==> flow/design.v <==
module alu16_top(clk, valA, valB, aluop, sub, lr, cc, result);
	input clk;
	input [15:0] valA, valB;
	input [3:0] aluop;
	input sub, lr;
	output reg [3:0] cc;
	output reg [15:0] result;
	reg [15:0] a_q, b_q;
	reg [3:0] op_q;
	reg sub_q, lr_q;
	wire [3:0] cc_w;
	wire [15:0] result_w;
	ALU alu(.valA(a_q), .valB(b_q), .aluop(op_q), .sub(sub_q), .lr(lr_q), .cc(cc_w), .result(result_w));
	always @(posedge clk) begin
		a_q <= valA;
		b_q <= valB;
		op_q <= aluop;
		sub_q <= sub;
		lr_q <= lr;
		cc <= cc_w;
		result <= result_w;
	end
endmodule

module PG_Gen(A, B, P, G);
	input A, B;
	output P, G;
	assign P = A ^ B;  
	assign G = A & B;  
endmodule
module black_cell(Pin1, Pin2, Gin1, Gin2, P, G);
	input Pin1, Pin2, Gin1, Gin2;
	output P, G;
	assign P = Pin1 & Pin2;
	assign G = Gin2 | (Pin2 & Gin1);
endmodule
module Carry_Gen(P, G, Cin, Cout);
	input P, G, Cin;
	output Cout;
	assign Cout = G | (P & Cin);
endmodule
module KSA(A, B, Cin, Sum, Cout);
	input [15:0] A, B;
	input Cin;
	output [15:0] Sum;
	output Cout;
	wire [15:0] P_st_1, G_st_1, P_A, G_A, P_B, G_B, P_C, G_C, P_D, G_D, P_E, G_E;
	wire [16:1] Carry;
	PG_Gen PG_Gen0(.A(A[0]), .B(B[0]), .P(P_st_1[0]), .G(G_st_1[0]));
	PG_Gen PG_Gen1(.A(A[1]), .B(B[1]), .P(P_st_1[1]), .G(G_st_1[1]));
	PG_Gen PG_Gen2(.A(A[2]), .B(B[2]), .P(P_st_1[2]), .G(G_st_1[2]));
	PG_Gen PG_Gen3(.A(A[3]), .B(B[3]), .P(P_st_1[3]), .G(G_st_1[3]));
	PG_Gen PG_Gen4(.A(A[4]), .B(B[4]), .P(P_st_1[4]), .G(G_st_1[4]));
	PG_Gen PG_Gen5(.A(A[5]), .B(B[5]), .P(P_st_1[5]), .G(G_st_1[5]));
	PG_Gen PG_Gen6(.A(A[6]), .B(B[6]), .P(P_st_1[6]), .G(G_st_1[6]));
	PG_Gen PG_Gen7(.A(A[7]), .B(B[7]), .P(P_st_1[7]), .G(G_st_1[7]));
	PG_Gen PG_Gen8(.A(A[8]), .B(B[8]), .P(P_st_1[8]), .G(G_st_1[8]));
	PG_Gen PG_Gen9(.A(A[9]), .B(B[9]), .P(P_st_1[9]), .G(G_st_1[9]));
	PG_Gen PG_Gen10(.A(A[10]), .B(B[10]), .P(P_st_1[10]), .G(G_st_1[10]));
	PG_Gen PG_Gen11(.A(A[11]), .B(B[11]), .P(P_st_1[11]), .G(G_st_1[11]));
	PG_Gen PG_Gen12(.A(A[12]), .B(B[12]), .P(P_st_1[12]), .G(G_st_1[12]));
	PG_Gen PG_Gen13(.A(A[13]), .B(B[13]), .P(P_st_1[13]), .G(G_st_1[13]));
	PG_Gen PG_Gen14(.A(A[14]), .B(B[14]), .P(P_st_1[14]), .G(G_st_1[14]));
	PG_Gen PG_Gen15(.A(A[15]), .B(B[15]), .P(P_st_1[15]), .G(G_st_1[15]));
	black_cell BC_A0(.Pin2(P_st_1[0]), .Gin2(G_st_1[0]), .Pin1(1'b0), .Gin1(Cin), .P(P_A[0]), .G(G_A[0]));
	black_cell BC_A1(.Pin2(P_st_1[1]), .Gin2(G_st_1[1]), .Pin1(P_st_1[0]), .Gin1(G_st_1[0]), .P(P_A[1]), .G(G_A[1]));
	black_cell BC_A2(.Pin2(P_st_1[2]), .Gin2(G_st_1[2]), .Pin1(P_st_1[1]), .Gin1(G_st_1[1]), .P(P_A[2]), .G(G_A[2]));
	black_cell BC_A3(.Pin2(P_st_1[3]), .Gin2(G_st_1[3]), .Pin1(P_st_1[2]), .Gin1(G_st_1[2]), .P(P_A[3]), .G(G_A[3]));
	black_cell BC_A4(.Pin2(P_st_1[4]), .Gin2(G_st_1[4]), .Pin1(P_st_1[3]), .Gin1(G_st_1[3]), .P(P_A[4]), .G(G_A[4]));
	black_cell BC_A5(.Pin2(P_st_1[5]), .Gin2(G_st_1[5]), .Pin1(P_st_1[4]), .Gin1(G_st_1[4]), .P(P_A[5]), .G(G_A[5]));
	black_cell BC_A6(.Pin2(P_st_1[6]), .Gin2(G_st_1[6]), .Pin1(P_st_1[5]), .Gin1(G_st_1[5]), .P(P_A[6]), .G(G_A[6]));
	black_cell BC_A7(.Pin2(P_st_1[7]), .Gin2(G_st_1[7]), .Pin1(P_st_1[6]), .Gin1(G_st_1[6]), .P(P_A[7]), .G(G_A[7]));
	black_cell BC_A8(.Pin2(P_st_1[8]), .Gin2(G_st_1[8]), .Pin1(P_st_1[7]), .Gin1(G_st_1[7]), .P(P_A[8]), .G(G_A[8]));
	black_cell BC_A9(.Pin2(P_st_1[9]), .Gin2(G_st_1[9]), .Pin1(P_st_1[8]), .Gin1(G_st_1[8]), .P(P_A[9]), .G(G_A[9]));
	black_cell BC_A10(.Pin2(P_st_1[10]), .Gin2(G_st_1[10]), .Pin1(P_st_1[9]), .Gin1(G_st_1[9]), .P(P_A[10]), .G(G_A[10]));
	black_cell BC_A11(.Pin2(P_st_1[11]), .Gin2(G_st_1[11]), .Pin1(P_st_1[10]), .Gin1(G_st_1[10]), .P(P_A[11]), .G(G_A[11]));
	black_cell BC_A12(.Pin2(P_st_1[12]), .Gin2(G_st_1[12]), .Pin1(P_st_1[11]), .Gin1(G_st_1[11]), .P(P_A[12]), .G(G_A[12]));
	black_cell BC_A13(.Pin2(P_st_1[13]), .Gin2(G_st_1[13]), .Pin1(P_st_1[12]), .Gin1(G_st_1[12]), .P(P_A[13]), .G(G_A[13]));
	black_cell BC_A14(.Pin2(P_st_1[14]), .Gin2(G_st_1[14]), .Pin1(P_st_1[13]), .Gin1(G_st_1[13]), .P(P_A[14]), .G(G_A[14]));
	black_cell BC_A15(.Pin2(P_st_1[15]), .Gin2(G_st_1[15]), .Pin1(P_st_1[14]), .Gin1(G_st_1[14]), .P(P_A[15]), .G(G_A[15]));
	black_cell BC_B1(.Pin2(P_A[1]), .Gin2(G_A[1]), .Pin1(1'b0), .Gin1(Cin), .P(P_B[1]), .G(G_B[1]));
	black_cell BC_B2(.Pin2(P_A[2]), .Gin2(G_A[2]), .Pin1(P_A[0]), .Gin1(G_A[0]), .P(P_B[2]), .G(G_B[2]));
	black_cell BC_B3(.Pin2(P_A[3]), .Gin2(G_A[3]), .Pin1(P_A[1]), .Gin1(G_A[1]), .P(P_B[3]), .G(G_B[3]));
	black_cell BC_B4(.Pin2(P_A[4]), .Gin2(G_A[4]), .Pin1(P_A[2]), .Gin1(G_A[2]), .P(P_B[4]), .G(G_B[4]));
	black_cell BC_B5(.Pin2(P_A[5]), .Gin2(G_A[5]), .Pin1(P_A[3]), .Gin1(G_A[3]), .P(P_B[5]), .G(G_B[5]));
	black_cell BC_B6(.Pin2(P_A[6]), .Gin2(G_A[6]), .Pin1(P_A[4]), .Gin1(G_A[4]), .P(P_B[6]), .G(G_B[6]));
	black_cell BC_B7(.Pin2(P_A[7]), .Gin2(G_A[7]), .Pin1(P_A[5]), .Gin1(G_A[5]), .P(P_B[7]), .G(G_B[7]));
	black_cell BC_B8(.Pin2(P_A[8]), .Gin2(G_A[8]), .Pin1(P_A[6]), .Gin1(G_A[6]), .P(P_B[8]), .G(G_B[8]));
	black_cell BC_B9(.Pin2(P_A[9]), .Gin2(G_A[9]), .Pin1(P_A[7]), .Gin1(G_A[7]), .P(P_B[9]), .G(G_B[9]));
	black_cell BC_B10(.Pin2(P_A[10]), .Gin2(G_A[10]), .Pin1(P_A[8]), .Gin1(G_A[8]), .P(P_B[10]), .G(G_B[10]));
	black_cell BC_B11(.Pin2(P_A[11]), .Gin2(G_A[11]), .Pin1(P_A[9]), .Gin1(G_A[9]), .P(P_B[11]), .G(G_B[11]));
	black_cell BC_B12(.Pin2(P_A[12]), .Gin2(G_A[12]), .Pin1(P_A[10]), .Gin1(G_A[10]), .P(P_B[12]), .G(G_B[12]));
	black_cell BC_B13(.Pin2(P_A[13]), .Gin2(G_A[13]), .Pin1(P_A[11]), .Gin1(G_A[11]), .P(P_B[13]), .G(G_B[13]));
	black_cell BC_B14(.Pin2(P_A[14]), .Gin2(G_A[14]), .Pin1(P_A[12]), .Gin1(G_A[12]), .P(P_B[14]), .G(G_B[14]));
	black_cell BC_B15(.Pin2(P_A[15]), .Gin2(G_A[15]), .Pin1(P_A[13]), .Gin1(G_A[13]), .P(P_B[15]), .G(G_B[15]));
	black_cell BC_C3(.Pin2(P_B[3]), .Gin2(G_B[3]), .Pin1(1'b0), .Gin1(Cin), .P(P_C[3]), .G(G_C[3]));
	black_cell BC_C4(.Pin2(P_B[4]), .Gin2(G_B[4]), .Pin1(P_A[0]), .Gin1(G_A[0]), .P(P_C[4]), .G(G_C[4]));
	black_cell BC_C5(.Pin2(P_B[5]), .Gin2(G_B[5]), .Pin1(P_B[1]), .Gin1(G_B[1]), .P(P_C[5]), .G(G_C[5]));
	black_cell BC_C6(.Pin2(P_B[6]), .Gin2(G_B[6]), .Pin1(P_B[2]), .Gin1(G_B[2]), .P(P_C[6]), .G(G_C[6]));
	black_cell BC_C7(.Pin2(P_B[7]), .Gin2(G_B[7]), .Pin1(P_B[3]), .Gin1(G_B[3]), .P(P_C[7]), .G(G_C[7]));
	black_cell BC_C8(.Pin2(P_B[8]), .Gin2(G_B[8]), .Pin1(P_B[4]), .Gin1(G_B[4]), .P(P_C[8]), .G(G_C[8]));
	black_cell BC_C9(.Pin2(P_B[9]), .Gin2(G_B[9]), .Pin1(P_B[5]), .Gin1(G_B[5]), .P(P_C[9]), .G(G_C[9]));
	black_cell BC_C10(.Pin2(P_B[10]), .Gin2(G_B[10]), .Pin1(P_B[6]), .Gin1(G_B[6]), .P(P_C[10]), .G(G_C[10]));
	black_cell BC_C11(.Pin2(P_B[11]), .Gin2(G_B[11]), .Pin1(P_B[7]), .Gin1(G_B[7]), .P(P_C[11]), .G(G_C[11]));
	black_cell BC_C12(.Pin2(P_B[12]), .Gin2(G_B[12]), .Pin1(P_B[8]), .Gin1(G_B[8]), .P(P_C[12]), .G(G_C[12]));
	black_cell BC_C13(.Pin2(P_B[13]), .Gin2(G_B[13]), .Pin1(P_B[9]), .Gin1(G_B[9]), .P(P_C[13]), .G(G_C[13]));
	black_cell BC_C14(.Pin2(P_B[14]), .Gin2(G_B[14]), .Pin1(P_B[10]), .Gin1(G_B[10]), .P(P_C[14]), .G(G_C[14]));
	black_cell BC_C15(.Pin2(P_B[15]), .Gin2(G_B[15]), .Pin1(P_B[11]), .Gin1(G_B[11]), .P(P_C[15]), .G(G_C[15]));
	black_cell BC_D7(.Pin2(P_C[7]), .Gin2(G_C[7]), .Pin1(1'b0), .Gin1(Cin), .P(P_D[7]), .G(G_D[7]));
	black_cell BC_D8(.Pin2(P_C[8]), .Gin2(G_C[8]), .Pin1(P_A[0]), .Gin1(G_A[0]), .P(P_D[8]), .G(G_D[8]));
	black_cell BC_D9(.Pin2(P_C[9]), .Gin2(G_C[9]), .Pin1(P_B[1]), .Gin1(G_B[1]), .P(P_D[9]), .G(G_D[9]));
	black_cell BC_D10(.Pin2(P_C[10]), .Gin2(G_C[10]), .Pin1(P_B[2]), .Gin1(G_B[2]), .P(P_D[10]), .G(G_D[10]));
	black_cell BC_D11(.Pin2(P_C[11]), .Gin2(G_C[11]), .Pin1(P_C[3]), .Gin1(G_C[3]), .P(P_D[11]), .G(G_D[11]));
	black_cell BC_D12(.Pin2(P_C[12]), .Gin2(G_C[12]), .Pin1(P_C[4]), .Gin1(G_C[4]), .P(P_D[12]), .G(G_D[12]));
	black_cell BC_D13(.Pin2(P_C[13]), .Gin2(G_C[13]), .Pin1(P_C[5]), .Gin1(G_C[5]), .P(P_D[13]), .G(G_D[13]));
	black_cell BC_D14(.Pin2(P_C[14]), .Gin2(G_C[14]), .Pin1(P_C[6]), .Gin1(G_C[6]), .P(P_D[14]), .G(G_D[14]));
	black_cell BC_D15(.Pin2(P_C[15]), .Gin2(G_C[15]), .Pin1(P_C[7]), .Gin1(G_C[7]), .P(P_D[15]), .G(G_D[15]));
	black_cell BC_E15(.Pin2(P_D[15]), .Gin2(G_D[15]), .Pin1(1'b0), .Gin1(Cin), .P(P_E[15]), .G(G_E[15]));
	Carry_Gen carry_1(.P(P_A[0]), .G(G_A[0]), .Cin(Cin), .Cout(Carry[1]));
	Carry_Gen carry_2(.P(P_B[1]), .G(G_B[1]), .Cin(Cin), .Cout(Carry[2]));
	Carry_Gen carry_3(.P(P_B[2]), .G(G_B[2]), .Cin(Cin), .Cout(Carry[3]));
	Carry_Gen carry_4(.P(P_C[3]), .G(G_C[3]), .Cin(Cin), .Cout(Carry[4]));
	Carry_Gen carry_5(.P(P_C[4]), .G(G_C[4]), .Cin(Cin), .Cout(Carry[5]));
	Carry_Gen carry_6(.P(P_C[5]), .G(G_C[5]), .Cin(Cin), .Cout(Carry[6]));
	Carry_Gen carry_7(.P(P_C[6]), .G(G_C[6]), .Cin(Cin), .Cout(Carry[7]));
	Carry_Gen carry_8(.P(P_D[7]), .G(G_D[7]), .Cin(Cin), .Cout(Carry[8]));
	Carry_Gen carry_9(.P(P_D[8]), .G(G_D[8]), .Cin(Cin), .Cout(Carry[9]));
	Carry_Gen carry_10(.P(P_D[9]), .G(G_D[9]), .Cin(Cin), .Cout(Carry[10]));
	Carry_Gen carry_11(.P(P_D[10]), .G(G_D[10]), .Cin(Cin), .Cout(Carry[11]));
	Carry_Gen carry_12(.P(P_D[11]), .G(G_D[11]), .Cin(Cin), .Cout(Carry[12]));
	Carry_Gen carry_13(.P(P_D[12]), .G(G_D[12]), .Cin(Cin), .Cout(Carry[13]));
	Carry_Gen carry_14(.P(P_D[13]), .G(G_D[13]), .Cin(Cin), .Cout(Carry[14]));
	Carry_Gen carry_15(.P(P_D[14]), .G(G_D[14]), .Cin(Cin), .Cout(Carry[15]));
	Carry_Gen carry_16(.P(P_D[15]), .G(G_D[15]), .Cin(Cin), .Cout(Carry[16]));
	assign Sum[0] = Cin ^ P_st_1[0];
	assign Sum[1] = Carry[1] ^ P_st_1[1];
	assign Sum[2] = Carry[2] ^ P_st_1[2];
	assign Sum[3] = Carry[3] ^ P_st_1[3];
	assign Sum[4] = Carry[4] ^ P_st_1[4];
	assign Sum[5] = Carry[5] ^ P_st_1[5];
	assign Sum[6] = Carry[6] ^ P_st_1[6];
	assign Sum[7] = Carry[7] ^ P_st_1[7];
	assign Sum[8] = Carry[8] ^ P_st_1[8];
	assign Sum[9] = Carry[9] ^ P_st_1[9];
	assign Sum[10] = Carry[10] ^ P_st_1[10];
	assign Sum[11] = Carry[11] ^ P_st_1[11];
	assign Sum[12] = Carry[12] ^ P_st_1[12];
	assign Sum[13] = Carry[13] ^ P_st_1[13];
	assign Sum[14] = Carry[14] ^ P_st_1[14];
	assign Sum[15] = Carry[15] ^ P_st_1[15];
	assign Cout = Carry[16];
endmodule
module Shifter(shift, lr, in, out);
	input [3:0] shift;
	input lr;
	input [15:0] in;
	output [15:0] out;
	wire [15:0] st1, st2, st3;
	assign st1 = shift[0]? (lr? {in[14:0], 1'b0}:{in[15], in[15:1]}) : in[15:0];
	assign st2 = shift[1]? (lr? {st1[13:0], 2'b00}:{st1[15], st1[15], st1[15:2]}) : st1[15:0];
	assign st3 = shift[2]? (lr? {st2[11:0], 4'b0000}:{st2[15], st2[15], st2[15], st2[15], st2[15:4]}) : st2[15:0];
	assign out = shift[3]? 
	(lr? {st3[7:0], 8'b00000000}:{st3[15], st3[15], st3[15], st3[15], st3[15], st3[15], st3[15], st3[15], st3[15:8]}) : st3[15:0];
endmodule
module LShifter(shift, lr, in, out);
	input [3:0] shift;
	input lr;
	input [15:0] in;
	output [15:0] out;
	wire [15:0] st1, st2, st3;
	assign st1 = shift[0]? (lr? {in[14:0], 1'b0}:{1'b0, in[15:1]}) : in[15:0];
	assign st2 = shift[1]? (lr? {st1[13:0], 2'b00}:{2'b00, st1[15:2]}) : st1[15:0];
	assign st3 = shift[2]? (lr? {st2[11:0], 4'b0000}:{4'b0000, st2[15:4]}) : st2[15:0];
	assign out = shift[3]? 
	(lr? {st3[7:0], 8'b00000000}:{8'b00000000, st3[15:8]}) : st3[15:0];
endmodule
module Rotator(shift, lr, in, out);
	input [3:0] shift;
	input lr;
	input [15:0] in;
	output [15:0] out;
	wire [15:0] st1, st2, st3;
	assign st1 = shift[0]? (lr? {in[14:0], in[15]}:{in[0], in[15:1]}) : in[15:0];
	assign st2 = shift[1]? (lr? {st1[13:0], st1[15:14]}:{st1[1:0], st1[15:2]}) : st1[15:0];
	assign st3 = shift[2]? (lr? {st2[11:0], st2[15:12]}:{st2[3:0], st2[15:4]}) : st2[15:0];
	assign out = shift[3]? (lr? {st3[7:0], st3[15:8]}:{st3[7:0], st3[15:8]}) : st3[15:0];
endmodule
module ALU(valA, valB, aluop, sub, lr, cc, result);
	input [15:0] valA;
	input [15:0] valB;
	input [3:0] aluop;  
	input sub;  
	input lr;  
	output [3:0] cc;  
	output [15:0] result;
	wire [15:0] and16b, or16b, not16b, xor16b, ashift_out, lshift_out, rotate_out, add_out, svalB, result;  
	wire shift_co, add_co;
	wire [3:0] cc;
	wire N, Z, C, V;  
	assign and16b = valA & valB;
	assign or16b = valA | valB;
	assign not16b = ~valA;
	assign xor16b = valA ^ valB;
	Shifter arith_shifter(.shift(valB[3:0]), .lr(lr), .in(valA), .out(ashift_out));  
	LShifter logic_shifter(.shift(valB[3:0]), .lr(lr), .in(valA), .out(lshift_out));  
	Rotator rotator(.shift(valB[3:0]), .lr(lr), .in(valA), .out(rotate_out));
	assign svalB = sub ? ~valB : valB;
	KSA ksadder(.A(valA), .B(svalB), .Cin(sub), .Sum(add_out), .Cout(add_co));
	assign result = 
		(aluop == 4'b0000) ? add_out :  
		(aluop == 4'b0001) ? ashift_out :  
		(aluop == 4'b0010) ? lshift_out :  
		(aluop == 4'b0011) ? rotate_out :  
		(aluop == 4'b0100) ? and16b :  
		(aluop == 4'b0101) ? or16b :  
		(aluop == 4'b0110) ? not16b :  
		(aluop == 4'b0111) ? xor16b :  
		16'b0;  
	assign N = result[15];  
	assign Z = ~|result;  
	assign C = (aluop == 4'b0000) & add_co;  
	assign V = ((aluop == 4'b0001) | (aluop == 4'b0010) | (aluop == 4'b0011)) ? 
					lr & (valA > result) : 1'b0;
	assign cc = {N, Z, C, V};
endmodule
# From RTL to reports: alu16_top
# Module alu16_top before and after one edit of its RTL, step after step.
# Lines under "orig" count in the file above, lines under "edited" in the edited file.
# "change" is "edited" less "orig", of the values as shown; "rel_change_pct" is that difference over "orig", in percent.
# Operators carry their Yosys type and port widths (W data, S select, Z words).
# Cell names lack the library's common part.
# A cell with -- has no value.
# inputs
top_module,alu16_top
clk_port,clk
lib,sky130hd
pvt_corner,tt_025C_1v80

# Edit of the RTL
# Unified diff, file above to edited file.
# The edit is scripted: it alters the design's behaviour and was not made to optimise anything.
# begin of diff
@@ -22,5 +22,4 @@
 	end
 endmodule
-
 module PG_Gen(A, B, P, G);
 	input A, B;
@@ -188,5 +187,5 @@
 module ALU(valA, valB, aluop, sub, lr, cc, result);
 	input [15:0] valA;
-	input [15:0] valB;
+	input [11:0] valB;
 	input [3:0] aluop;  
 	input sub;  
# end of diff

# Elaborated design
# Counts by Yosys on the flattened word-level netlist (proc, flatten, opt, wreduce; memories kept). Register bits leave out memories and registers merged into their read ports (data or address); mux counts leave out enables and synchronous resets folded into registers. Print and check cells are left out. Cells with the same type and inputs are merged into one.
# word_totals
item,orig,edited,change,rel_change_pct
regBits,58,54,-4,-6.90
latch_bits,0,0,0,--
ramBits,0,0,0,--
rom_bits,0,0,0,--
clocked_rd_ports_x_width,0,0,0,--
memories,0,0,0,--
out_inout_bits,20,20,0,0.00
wordCells,254,254,0,0.00
# classes
item,orig,edited,change,rel_change_pct
addsub,0,0,0,--
n_mul,0,0,0,--
n_div,0,0,0,--
cmp,1,1,0,0.00
eq_ne,7,7,0,0.00
shifts,0,0,0,--
muxes,32,32,0,0.00
logic,203,203,0,0.00
reduce_logical,3,3,0,0.00
# op_table
op,orig,edited,change,rel_change_pct
$not A16 Y16,2,1,-1,-50.00
$and A16 B16 Y16,1,0,-1,-100.00
$or A16 B16 Y16,1,0,-1,-100.00
$xor A16 B16 Y16,1,0,-1,-100.00
$and A16 B12 Y16,0,1,1,--
$not A12 Y16,0,1,1,--
$or A16 B12 Y16,0,1,1,--
$xor A16 B12 Y16,0,1,1,--
# Unchanged operator kinds not shown: 11.

# Depth
# Yosys ltp: most cells in a row. Word level: on the elaborated netlist, between registers, memories and ports. Mapped: between sequential cells and ports; inverters and the memories' decode and read muxes count.
# logic_depth
item,orig,edited,change,rel_change_pct
ltp_word,15,15,0,0.00
abc_area,0,0,--,--
ltp_mapped,23,23,0,0.00
depth_no_buf,20,19,-1,-5.00

# Synthesis result
# The flow's flattened synthesis, as Yosys stat reports it; memories are mapped. The netlist is that of the ABC_AREA named above (0 if unset); the other value can give another one.
# synth_totals
item,orig,edited,change,rel_change_pct
cells,854,831,-23,-2.69
area_um2,6720.2,6423.7,-296.5,-4.41
sequential_area_um2,1141.1,1061.0,-80.1,-7.02
flip_flops,57,53,-4,-7.02
n_buf,73,69,-4,-5.48
# types
cell_type,orig,edited,change,rel_change_pct
o21ai_0,41,59,18,43.90
inv_1,63,49,-14,-22.22
mux2i_1,42,32,-10,-23.81
ha_1,64,56,-8,-12.50
nor4_1,9,1,-8,-88.89
mux2_2,3,11,8,266.67
a211oi_1,25,32,7,28.00
buf_2,25,18,-7,-28.00
nor2_1,64,70,6,9.38
o22ai_1,13,7,-6,-46.15
nor2b_1,8,14,6,75.00
o32ai_1,8,2,-6,-75.00
o21a_1,2,8,6,300.00
dfxtp_1,57,53,-4,-7.02
nand3_1,13,9,-4,-30.77
nand2b_1,11,15,4,36.36
o21bai_1,5,1,-4,-80.00
o31ai_1,5,9,4,80.00
# Unchanged cell types not shown: 14.
# The list need not be complete.
# The figures by module come from a second, unflattened synthesis with its own total; it is not the netlist above.
# unflattened
item,orig,edited,change,rel_change_pct
hier_cells,1210,1163,-47,-3.88
area_unflattened_um2,9484.1,9081.2,-402.9,-4.25
# Rows give one instance, submodules left out.
# modules_orig
mod,n_inst,cells,area_um2,seq_area_um2
ALU,1,352,2548.7,0.0
Shifter,1,244,1715.4,0.0
LShifter,1,222,1612.8,0.0
Rotator,1,179,1252.5,0.0
alu16_top,1,58,1161.1,1161.1
black_cell,53,2,13.8,0.0
PG_Gen,16,1,12.5,0.0
KSA,1,17,143.9,0.0
Carry_Gen,16,1,7.5,0.0
# modules_edited
mod,n_inst,cells,area_um2,seq_area_um2
ALU,1,309,2225.9,0.0
Shifter,1,244,1715.4,0.0
LShifter,1,222,1612.8,0.0
Rotator,1,179,1252.5,0.0
alu16_top,1,54,1081.0,1081.0
black_cell,53,2,13.8,0.0
PG_Gen,16,1,12.5,0.0
KSA,1,17,143.9,0.0
Carry_Gen,16,1,7.5,0.0

# Timing after synthesis
# Path of least setup slack by OpenSTA after synthesis, without wires, with an ideal clock, recovery checks aside; 20% of the period is set as input and as output delay. Where synthesis merged equal registers, the netlist keeps one of their names.
# synth_timing
item,orig,edited,change,rel_change_pct
path_type,register to register,register to register,--,--
from,reg b_q[2],reg sub_q,--,--
to,reg cc[0],reg cc[0],--,--
period_ps,4700,4700,0,0.00
setup_time_ps,119,124,5,--
launch_ps,0,0,0,--
arrival_ps,4067,4251,184,4.52
required_ps,4581,4576,-5,-0.11
slack_ps,514,324,-190,--
delay_ps,4186,4375,189,4.52
path_stages,23,21,-2,-8.70
path_buffers,3,2,-1,-33.33
synth_period_reached_ps,4186,4376,190,4.54
# "delay_ps" = arrival - input delay + setup time.
# "path_stages": output pins that drive a net of the path, with the launching flip-flop's if there is one; two outputs of one cell count as two.
# "synth_period_reached_ps" = period - worst setup slack (recovery checks aside). The figure is calculated, with input and output delays left at 20% of the set period.
# synth_between_orig
path_cell_list,dfxtp_1 -> buf_2 -> buf_2 -> buf_1 -> xor2_1 -> ha_1 -> nand3_1 -> o221ai_1 -> xnor2_1 -> o211ai_1 -> a21oi_1 -> o22ai_1 -> inv_1 -> ha_1 -> nand4_1 -> nor2_1 -> a211o_1 -> a21o_1 -> a21o_1 -> a21oi_1 -> o21ai_0 -> a211oi_1 -> nor2_1
cells_between,89
cone_lines,39
# synth_rtl_orig
item,line_no,text
from (decl),8,"reg [15:0] a_q, b_q;"
from (assign),16,b_q <= valB;
to (assign),20,cc <= cc_w;
to (decl),6,output reg [3:0] cc;
# orig: No chain of elaborated cells between the ends is given.
# Nets of the timed path that keep an RTL name, with a line that drives or declares them; the list need not be complete.
# synth_named_nets_orig
signal,line_no,text
alu.result[4],210,(aluop == 4'b0000) ? add_out :
# synth_between_edited
path_cell_list,dfxtp_1 -> clkbuf_1 -> buf_1 -> xor2_1 -> ha_1 -> a211oi_1 -> o21a_1 -> o21ai_0 -> a221oi_1 -> mux2i_1 -> a211oi_1 -> inv_1 -> ha_1 -> a21oi_1 -> nor2b_1 -> o21ai_0 -> nand2b_1 -> a221o_1 -> a21o_1 -> a21oi_1 -> a211oi_1
cells_between,183
cone_lines,23
# synth_rtl_edited
item,line_no,text
from (decl),10,"reg sub_q, lr_q;"
from (assign),18,sub_q <= sub;
to (assign),20,cc <= cc_w;
to (decl),6,output reg [3:0] cc;
# edited: No chain of elaborated cells between the ends is given.
# synth_named_nets_edited
signal,line_no,text
alu.result[10],209,(aluop == 4'b0000) ? add_out :

# Path in the finished layout
# Path of least setup slack in the final report of each run of pair 1 (OpenROAD, finished layout, wires in). Where an end is a register, its clock arrival counts in the times.
# The report prints the path's times to 10 ps; the period is as set.
# layout_timing
item,orig,edited,change,rel_change_pct
path_type,register to register,register to register,--,--
from,reg b_q[0],reg b_q[1],--,--
to,reg cc[0],reg cc[0],--,--
period_ps,4700,4700,0,0.00
setup_time_ps,60,110,50,--
launch_ps,350,300,-50,-14.29
arrival_ps,4690,4580,-110,-2.35
required_ps,4980,4890,-90,-1.81
slack_ps,290,310,20,--
path_stages,18,19,1,5.56
path_buffers,2,2,0,0.00
# Between the ends stands the longest chain of elaborated cells between them, by number of cells; it is not shown to be the way that was timed. Of several equally long chains one is given.
# A line is the first line of the expression or statement that the cell stems from. Yosys adds cells for indexed reads and writes and turns some case tables into memories.
# layout_between_orig
path_cell_list,dfxtp_4 -> buf_4 -> buf_4 -> mux2i_1 -> nor2_1 -> nor2_1 -> o21ai_0 -> a21boi_0 -> nor3_1 -> o32ai_1 -> o21ai_0 -> inv_1 -> ha_1 -> and4_1 -> nand3_1 -> nor4_1 -> or3_1 -> nor2_1
cells_between,92
cone_lines,47
# layout_rtl_orig
item,line_no,text
from (decl),8,"reg [15:0] a_q, b_q;"
from (assign),16,b_q <= valB;
to (assign),20,cc <= cc_w;
to (decl),6,output reg [3:0] cc;
# orig: No chain of elaborated cells between the ends is given.
# Nets of the timed path that keep an RTL name, with a line that drives or declares them; the list need not be complete.
# layout_named_nets_orig
signal,line_no,text
alu.result[13],210,(aluop == 4'b0000) ? add_out :
# layout_between_edited
path_cell_list,dfxtp_2 -> buf_4 -> a211oi_1 -> a21oi_1 -> a221o_1 -> a221o_1 -> a22oi_1 -> a311oi_1 -> buf_4 -> ha_1 -> a21o_1 -> a21oi_1 -> nor2b_1 -> o21ai_0 -> nand2b_1 -> a221o_1 -> a21o_1 -> a21oi_1 -> a211oi_1
elab_chain_len,14
cells_between,92
cone_lines,43
# layout_rtl_edited
item,line_no,text
from (decl),8,"reg [15:0] a_q, b_q;"
from (assign),16,b_q <= valB;
$not A12 Y16,206,assign svalB = sub ? ~valB : valB;
$mux W16,206,
$xor A1 B1 Y1,27,assign P = A ^ B;
$and A1 B1 Y1,34,assign G = Gin2 | (Pin2 & Gin1);
$or A1 B1 Y1,34,
$and A1 B1 Y1,34,
$or A1 B1 Y1,34,
$and A1 B1 Y1,34,
$or A1 B1 Y1 x2,34,
$xor A1 B1 Y1,142,assign Sum[8] = Carry[8] ^ P_st_1[8];
$mux W16,209,(aluop == 4'b0000) ? add_out :
$gt A16 B16 Y1,222,lr & (valA > result) : 1'b0;
$and A1 B1 Y1,222,
to (assign),20,cc <= cc_w;
to (decl),6,output reg [3:0] cc;

# Measured runs
# Both versions went through the flow (Yosys, OpenROAD) with the same settings in each pair. Constraints: input delay and output delay 20% of the set period each, output load 0.01 pF.
# flow_settings_pair_1
period_ns,4.7
CAP_MARGIN,20
CORE_MARGIN,2
CORE_UTILIZATION,40
SLEW_MARGIN,20
# measured_pair_1
item,orig,edited,change,rel_change_pct
synth_area_um2,6720.2,6423.7,-296.5,-4.41
final_die_area_um2,17853.0,17089.0,-764.0,-4.28
final_cell_area_um2,8056.5,7487.2,-569.3,-7.07
finalUtil_pct,48.8,47.5,-1.3,--
ws_setup_ps,292,306,14,--
timing.setup.tns_ps,0,0,0,--
final_hold_ws_ps,801,832,31,--
total_power_mw,2.038,1.734,-0.304,-14.92
achievedPeriod_ps,4408,4394,-14,-0.32
# flow_settings_pair_2
CELL_PAD_IN_SITES_DETAIL_PLACEMENT,0
CELL_PAD_IN_SITES_GLOBAL_PLACEMENT,1
CORE_ASPECT_RATIO,1.39
CORE_MARGIN,5
CORE_UTILIZATION,25
CTS_CLUSTER_SIZE,26
PLACE_DENSITY_LB_ADDON,0.12
SETUP_SLACK_MARGIN,-0.25
SLEW_MARGIN,5
TNS_END_PERCENT,20
period_ns,5.6
CAP_MARGIN,20
# measured_pair_2
item,orig,edited,change,rel_change_pct
synth_area_um2,6720.2,6423.7,-296.5,-4.41
final_die_area_um2,30304.9,29043.9,-1261.0,-4.16
final_cell_area_um2,8016.4,7542.2,-474.2,-5.92
finalUtil_pct,30.3,29.6,-0.7,--
ws_setup_ps,877,651,-226,--
timing.setup.tns_ps,0,0,0,--
final_hold_ws_ps,826,865,39,--
total_power_mw,1.704,1.414,-0.290,-17.02
achievedPeriod_ps,4723,4949,226,4.79
# "achievedPeriod_ps": clock period set for the run, less the worst setup slack. It is reckoned from that one timing run; input and output delays stay at 20% of the period that was set.
# "total_power_mw" is the tool's figure for a default switching activity; nothing was simulated.
